==> flow/design.v <==
module cordic(clk, angle, sine, cosine);
  input clk;
  input signed [31:0] angle;  
  output signed [15:0] sine;  
  output signed [15:0] cosine;
  reg signed [15:0] x [0:12];
  reg signed [15:0] y [0:12];
  reg signed [31:0] z [0:12];
  parameter scaling_factor = 19896;  
  wire [1:0] sector;
  assign sector = angle[31:30];
  assign sine = y[12];
  assign cosine = x[12];
  wire signed [31:0] theta [0:12];
  assign theta [ 0] = 'h20000000;   
  assign theta [ 1] = 'h12E4051D;   
  assign theta [ 2] = 'h9FB385B;    
  assign theta [ 3] = 'h51111D4;    
  assign theta [ 4] = 'h28B0D43;    
  assign theta [ 5] = 'h145D7E1;    
  assign theta [ 6] = 'hA2F61E;     
  assign theta [ 7] = 'h517C55;     
  assign theta [ 8] = 'h28BE53;     
  assign theta [ 9] = 'h145F2E;     
  assign theta [10] = 'hA2F98;      
  assign theta [11] = 'h517CC;      
  assign theta [12] = 'h28BE6;      
  always @(posedge clk)
  begin 
    if (sector == 2'b00) begin
	  x[0] <= scaling_factor;
      y[0] <= 0;
      z[0] <= angle;      
    end
    else if  (sector == 2'b11) begin
	  x[0] <= scaling_factor;
      y[0] <= 0;
      z[0] <= angle;      
    end      
    else if (sector == 2'b01) begin
      x[0] <= -0;
      y[0] <= scaling_factor;
      z[0] <= {2'b00,angle[29:0]};      
    end
    else if (sector == 2'b10) begin
      x[0] <= 0;
      y[0] <= -scaling_factor;
      z[0] <= {2'b11,angle[29:0]};
    end
  end
  genvar i;
  generate
    for (i=0; i<13; i=i+1)
      begin
        wire sgn; 
	assign sgn = z[i][31];  
	wire signed [15:0] xnew, ynew;
        assign xnew = x[i] >>> i;  
        assign ynew = y[i] >>> i;
        always @(posedge clk)
          begin
            if (sgn==1)
              begin
                x[i+1] <= x[i]+ynew;
                y[i+1] <= y[i]-xnew;
                z[i+1] <= z[i]+theta[i];
              end
            else
              begin
                x[i+1] <= x[i]-ynew;
                y[i+1] <= y[i]+xnew;
                z[i+1] <= z[i]-theta[i];
              end
          end
      end
  endgenerate
endmodule
## Tool chain data of cordic

Tool output for the design above, in the order of the flow.
Line numbers count from 1 in the design file above.
Library cell names are shortened.
The mark -- stands for no value.

- Top module: cordic
- Clock: clk
- Library: sky130hd
- Library corner: tt_025C_1v80

## Word-level counts

Source: Yosys, flattened and elaborated. Widths are those after wreduce. Registers that Yosys merges into a memory's read port (data or address) are not register bits. Print and check cells do not count. Equal cells are merged and count once.

- Flip-flop bits (word level): 785
- Latch bits: 0
- Bits in writable memories: 0
- ROM bits: 0
- Word width x clocked read ports: 0
- Memories: 0
- Bits of input ports: 33
- Output and inout bits: 32
- Cells after elaboration: 159

- Add/sub/neg operators: 69
- Multipliers: 0
- Divide/modulo/power cells: 0
- Magnitude comparators: 0
- Equality and inequality tests: 3
- Shift-type cells: 0
- Multiplexer cells: 43
- Bitwise operators: 0
- Reduce/logical cells: 5

Operator list:

| cell | count |
|---|---|
| 32-bit two-way mux | 15 |
| 16-bit two-way mux | 24 |
| 15-bit two-way mux | 4 |
| 16-bit by 10-bit adder with 16-bit output | 2 |
| 16-bit by 10-bit subtractor with 16-bit output | 2 |
| 16-bit by 11-bit adder with 16-bit output | 2 |
| 16-bit by 11-bit subtractor with 16-bit output | 2 |
| 16-bit by 12-bit adder with 16-bit output | 2 |
| 16-bit by 12-bit subtractor with 16-bit output | 2 |
| 16-bit by 13-bit adder with 16-bit output | 2 |
| 16-bit by 13-bit subtractor with 16-bit output | 2 |
| 16-bit by 14-bit adder with 16-bit output | 2 |
| 16-bit by 14-bit subtractor with 16-bit output | 2 |
| 16-bit by 15-bit adder with 16-bit output | 2 |
| 16-bit by 15-bit subtractor with 16-bit output | 2 |
| 16-bit subtractor | 2 |
| 16-bit by 5-bit adder with 16-bit output | 2 |
| 16-bit by 5-bit subtractor with 16-bit output | 2 |
| 16-bit by 6-bit adder with 16-bit output | 2 |
| 16-bit by 6-bit subtractor with 16-bit output | 2 |
| 16-bit by 7-bit adder with 16-bit output | 2 |
| 16-bit by 7-bit subtractor with 16-bit output | 2 |
| 16-bit by 8-bit adder with 16-bit output | 2 |
| 16-bit by 8-bit subtractor with 16-bit output | 2 |
| 16-bit by 9-bit adder with 16-bit output | 2 |
| 16-bit by 9-bit subtractor with 16-bit output | 2 |
| 32-bit by 21-bit adder with 32-bit output (second input constant) | 1 |
| 32-bit by 21-bit subtractor with 32-bit output (second input constant) | 1 |

Not listed: further kinds 28, cells in them 29.

## Longest topological paths

Longest topological path by Yosys (ltp), each cell counted once; first at word level (registers and memories cut), then after technology mapping (sequential cells cut; the memories' decode and read muxes count).

- Depth after elaboration: 5
- ABC_AREA: 1
- Gate-level depth with buffers: 19
- Gate-level depth less buffers: 19

## Mapped cells and area

Source: synth_stat.txt of the flow (Yosys; design flattened, memories mapped). It holds for the ABC_AREA given above (unset counts as 0); a run with the other value may have another netlist.

- Cell count: 9,176
- Chip area (Yosys): 59,224.3 um2
- Sequential area: 14,493.9 um2
- Flip-flop cells: 724
- Buffer cells: 37

Cell types:

| cell type | count | area in all (um2) |
|---|---|---|
| dfxtp_1 | 724 | 1.45E+04 |
| nand2_1 | 2,893 | 1.09E+04 |
| ha_1 | 697 | 8.72E+03 |
| inv_1 | 1,451 | 5.45E+03 |
| xor2_1 | 457 | 4E+03 |
| nor2_1 | 862 | 3.24E+03 |
| nand3_1 | 643 | 3.22E+03 |
| a21oi_1 | 490 | 2.45E+03 |
| o21ai_0 | 198 | 990.95 |
| xnor2_1 | 96 | 840.806 |
| fa_1 | 35 | 700.672 |
| a21o_1 | 80 | 600.576 |
| o21bai_1 | 56 | 420.403 |
| nor3_1 | 82 | 410.394 |
| nand4_1 | 55 | 344.08 |
| nand3b_1 | 43 | 322.81 |
| nand2_2 | 43 | 269.008 |
| nand3_2 | 19 | 190.182 |

Not listed: further types 34, cells in them 252.

## Path before layout

Path of least setup slack by OpenSTA after synthesis, without wires, with an ideal clock, recovery checks aside; 20% of the period is set as input and as output delay. Where synthesis merged equal registers, the netlist keeps one of their names.

- Path type: register -> register
- Start: register z[6][31]
- End: register y[7][14]
- Clock period: 3,500 ps
- Library setup time: 119 ps
- Launch time at the first pin: 0 ps
- Arrival time: 2,640 ps
- Data required time: 3,381 ps
- Path slack: 741 ps
- Path delay: 2,759 ps
- Stages: 12
- Buffers on the path: 1
- Synthesis period reached: 2,759 ps

"path delay" = arrival - input delay + setup time.
"stages" counts driving pins, that of a launching flip-flop among them; a cell with two outputs on the path counts twice.
"synthesis period reached" is the clock period less the worst setup slack; recovery checks do not enter. This is arithmetic on one report: input and output delays are still those of the set period (20% each).
The rows between start and end are the longest chain of elaborated cells between them; the timing report does not say that the signal goes this way. Where chains are equally long, one stands for them.
A line is the first line of the expression or statement that the cell stems from. Yosys adds cells for indexed reads and writes and turns some case tables into memories.

- Cell sequence: dfxtp_1 -> buf_2 -> clkinv_1 -> nand2_1 -> xor2_1 -> inv_1 -> ha_1 -> a21oi_1 -> o21ai_0 -> o21ai_0 -> nand2_1 -> xor2_1
- Length of the longest elaborated chain: 1
- Elaborated cells between the ends (all ways): 1
- Source lines of those cells: 1
- Those cells by class: mux (1)

RTL lines, path after synthesis:

| item | RTL line | source |
|---|---|---|
| start, declared | 8 | `reg signed [31:0] z [0:12];` |
| start, assigned | 66 | `z[i+1] <= z[i]+theta[i];` |
| start, assigned | 72 | `z[i+1] <= z[i]-theta[i];` |
| 16-bit two-way mux | 62 | `if (sgn==1)` |
| end, assigned | 65 | `y[i+1] <= y[i]-xnew;` |
| end, assigned | 71 | `y[i+1] <= y[i]+xnew;` |
| end, declared | 7 | `reg signed [15:0] y [0:12];` |

## Timing after layout

Path of least setup slack in the final report of flow run 2 (OpenROAD, finished layout, wires in). Where an end is a register, its clock arrival counts in the times.
The path's times are printed in steps of 10 ps; the period is the one set.

- Path type: register -> register
- Start: register y[2][2]
- End: register x[3][15]
- Clock period: 3,500 ps
- Library setup time: 100 ps
- Launch time at the first pin: 700 ps
- Arrival time: 3,460 ps
- Data required time: 4,100 ps
- Path slack: 640 ps
- Stages: 19
- Buffers on the path: 0

The rows between start and end are the longest chain of elaborated cells between them; the timing report does not say that the signal goes this way. Where chains are equally long, one stands for them.

- Cell sequence: dfxtp_1 -> inv_1 -> ha_1 -> inv_1 -> nor2_1 -> nand3_1 -> nor2_1 -> nand2_1 -> nand2_1 -> o21ai_0 -> xor2_1 -> ha_1 -> a21o_1 -> a21boi_0 -> nand2_1 -> inv_1 -> nand2_1 -> nand3_1 -> nand2_1
- Length of the longest elaborated chain: 2
- Elaborated cells between the ends (all ways): 3
- Source lines of those cells: 3
- Those cells by class: add/sub (2); mux (1)

RTL lines, path after layout:

| item | RTL line | source |
|---|---|---|
| start, declared | 7 | `reg signed [15:0] y [0:12];` |
| start, assigned | 65 | `y[i+1] <= y[i]-xnew;` |
| start, assigned | 71 | `y[i+1] <= y[i]+xnew;` |
| 16-bit by 14-bit subtractor with 16-bit output | 70 | `x[i+1] <= x[i]-ynew;` |
| 16-bit two-way mux | 62 | `if (sgn==1)` |
| end, assigned | 64 | `x[i+1] <= x[i]+ynew;` |
| end, assigned | 70 |  |
| end, declared | 6 | `reg signed [15:0] x [0:12];` |

Lab notebook: cordic

Flow measurements of cordic on sky130hd: 4 stored runs with different settings, listed in no order. Input and output delays are each 20% of the period that was set; the output load is 0.01 pF.
"period reached" is the run's clock period less its worst setup slack. It is reckoned from that one timing run; input and output delays stay at 20% of the period that was set.
"allowed time less slack (worst setup path)" means the part of the period allowed to the worst setup path (the constraints hold back 20% at inputs and 20% at outputs) less its slack; where the path has registers, the arrival times of their clocks count too.
"allowed time less slack (worst setup path)" is known to 10 ps.

### Flow run 1

==> flow/run.sh <==
#!/bin/bash
# the make line also repeats the synthesis and layout settings of config.mk as NAME=value (left out here)
make -C /OpenROAD-flow-scripts/flow DESIGN_CONFIG=/design/flow/config.mk WORK_HOME=/design/flow/orfs CLKGATE_MAP_FILE= finish
==> flow/config.mk <==
export PLATFORM = sky130hd
export DESIGN_NAME = cordic
export DESIGN_NICKNAME = cordic
export VERILOG_FILES = /design/flow/design.v
export SDC_FILE = /design/flow/constraint.sdc
export NUM_CORES = 4
export LEC_CHECK = 0
export ABC_AREA = 0
export CAP_MARGIN = 5
export CELL_PAD_IN_SITES_DETAIL_PLACEMENT = 2
export CELL_PAD_IN_SITES_GLOBAL_PLACEMENT = 1
export CORE_ASPECT_RATIO = 1.72
export CORE_MARGIN = 2
export CORE_UTILIZATION = 27
export SLEW_MARGIN = 40
==> flow/constraint.sdc <==
create_clock -name core_clock -period 1.94 [get_ports {clk}]
set_input_delay 0.3880 -clock core_clock [delete_from_list [all_inputs] [get_ports {clk}]]
set_output_delay 0.3880 -clock core_clock [all_outputs]
set_load 0.01 [all_outputs]

Outcome of flow run 1: not finished: routing ended with error GRT-0232

### Flow run 2

==> flow/run.sh <==
#!/bin/bash
# the make line also repeats the synthesis and layout settings of config.mk as NAME=value (left out here)
make -C /OpenROAD-flow-scripts/flow DESIGN_CONFIG=/design/flow/config.mk WORK_HOME=/design/flow/orfs CLKGATE_MAP_FILE= finish
==> flow/config.mk <==
export PLATFORM = sky130hd
export DESIGN_NAME = cordic
export DESIGN_NICKNAME = cordic
export VERILOG_FILES = /design/flow/design.v
export SDC_FILE = /design/flow/constraint.sdc
export NUM_CORES = 4
export LEC_CHECK = 0
export ABC_AREA = 1
export CAP_MARGIN = 20
export CORE_MARGIN = 2
export CORE_UTILIZATION = 40
export HOLD_SLACK_MARGIN = 0.25
export SLEW_MARGIN = 20
==> flow/constraint.sdc <==
create_clock -name core_clock -period 3.5 [get_ports {clk}]
set_input_delay 0.7000 -clock core_clock [delete_from_list [all_inputs] [get_ports {clk}]]
set_output_delay 0.7000 -clock core_clock [all_outputs]
set_load 0.01 [all_outputs]

Results of flow run 2:
- Post-layout utilization: 44.3 %
- Allowed time less slack (worst setup path): 2,860 ps
- Worst path kind: register -> register
- Period reached: 2,861 ps
- Summed negative setup slack: 0 ps
- Standard-cell area after routing: 65,331.4 um2
- Worst setup slack after layout: 639 ps
- Smallest hold slack: 317 ps
- Overall die area: 151,154.0 um2
- Area of the synthesized netlist: 59,224.3 um2

### Flow run 3

==> flow/run.sh <==
#!/bin/bash
# the make line also repeats the synthesis and layout settings of config.mk as NAME=value (left out here)
make -C /OpenROAD-flow-scripts/flow DESIGN_CONFIG=/design/flow/config.mk WORK_HOME=/design/flow/orfs CLKGATE_MAP_FILE= finish
==> flow/config.mk <==
export PLATFORM = sky130hd
export DESIGN_NAME = cordic
export DESIGN_NICKNAME = cordic
export VERILOG_FILES = /design/flow/design.v
export SDC_FILE = /design/flow/constraint.sdc
export NUM_CORES = 4
export LEC_CHECK = 0
export ABC_AREA = 1
export CAP_MARGIN = 30
export CELL_PAD_IN_SITES_GLOBAL_PLACEMENT = 2
export CORE_ASPECT_RATIO = 0.57
export CORE_MARGIN = 8
export CORE_UTILIZATION = 48
export CTS_CLUSTER_SIZE = 55
export GPL_ROUTABILITY_DRIVEN = 0
export GPL_TIMING_DRIVEN = 1
export MIN_ROUTING_LAYER = met2
export PLACE_DENSITY_LB_ADDON = 0.22
export SETUP_SLACK_MARGIN = 1.77
export SLEW_MARGIN = 0
export TNS_END_PERCENT = 5
==> flow/constraint.sdc <==
create_clock -name core_clock -period 6.06 [get_ports {clk}]
set_input_delay 1.2120 -clock core_clock [delete_from_list [all_inputs] [get_ports {clk}]]
set_output_delay 1.2120 -clock core_clock [all_outputs]
set_load 0.01 [all_outputs]

Outcome of flow run 3: not finished: routing ended with error GRT-0116

### Flow run 4

==> flow/run.sh <==
#!/bin/bash
# the make line also repeats the synthesis and layout settings of config.mk as NAME=value (left out here)
make -C /OpenROAD-flow-scripts/flow DESIGN_CONFIG=/design/flow/config.mk WORK_HOME=/design/flow/orfs CLKGATE_MAP_FILE= finish
==> flow/config.mk <==
export PLATFORM = sky130hd
export DESIGN_NAME = cordic
export DESIGN_NICKNAME = cordic
export VERILOG_FILES = /design/flow/design.v
export SDC_FILE = /design/flow/constraint.sdc
export NUM_CORES = 4
export LEC_CHECK = 0
export CAP_MARGIN = 20
export CORE_MARGIN = 8
export CORE_UTILIZATION = 48
export CTS_CLUSTER_SIZE = 55
export GPL_ROUTABILITY_DRIVEN = 0
export PLACE_DENSITY = 0.83
export SETUP_SLACK_MARGIN = 1.77
export SLEW_MARGIN = 40
export TNS_END_PERCENT = 5
==> flow/constraint.sdc <==
create_clock -name core_clock -period 6.06 [get_ports {clk}]
set_input_delay 1.2120 -clock core_clock [delete_from_list [all_inputs] [get_ports {clk}]]
set_output_delay 1.2120 -clock core_clock [all_outputs]
set_load 0.01 [all_outputs]

Results of flow run 4:
- Smallest hold slack: 321 ps
- Standard-cell area after routing: 51,239.1 um2
- Area of the synthesized netlist: 46,605.9 um2
- Post-layout utilization: 53.1 %
- Allowed time less slack (worst setup path): 4,000 ps
- Worst path kind: register -> register
- Period reached: 4,000 ps
- Worst setup slack after layout: 2,060 ps
- Overall die area: 107,322.0 um2
- Summed negative setup slack: 0 ps
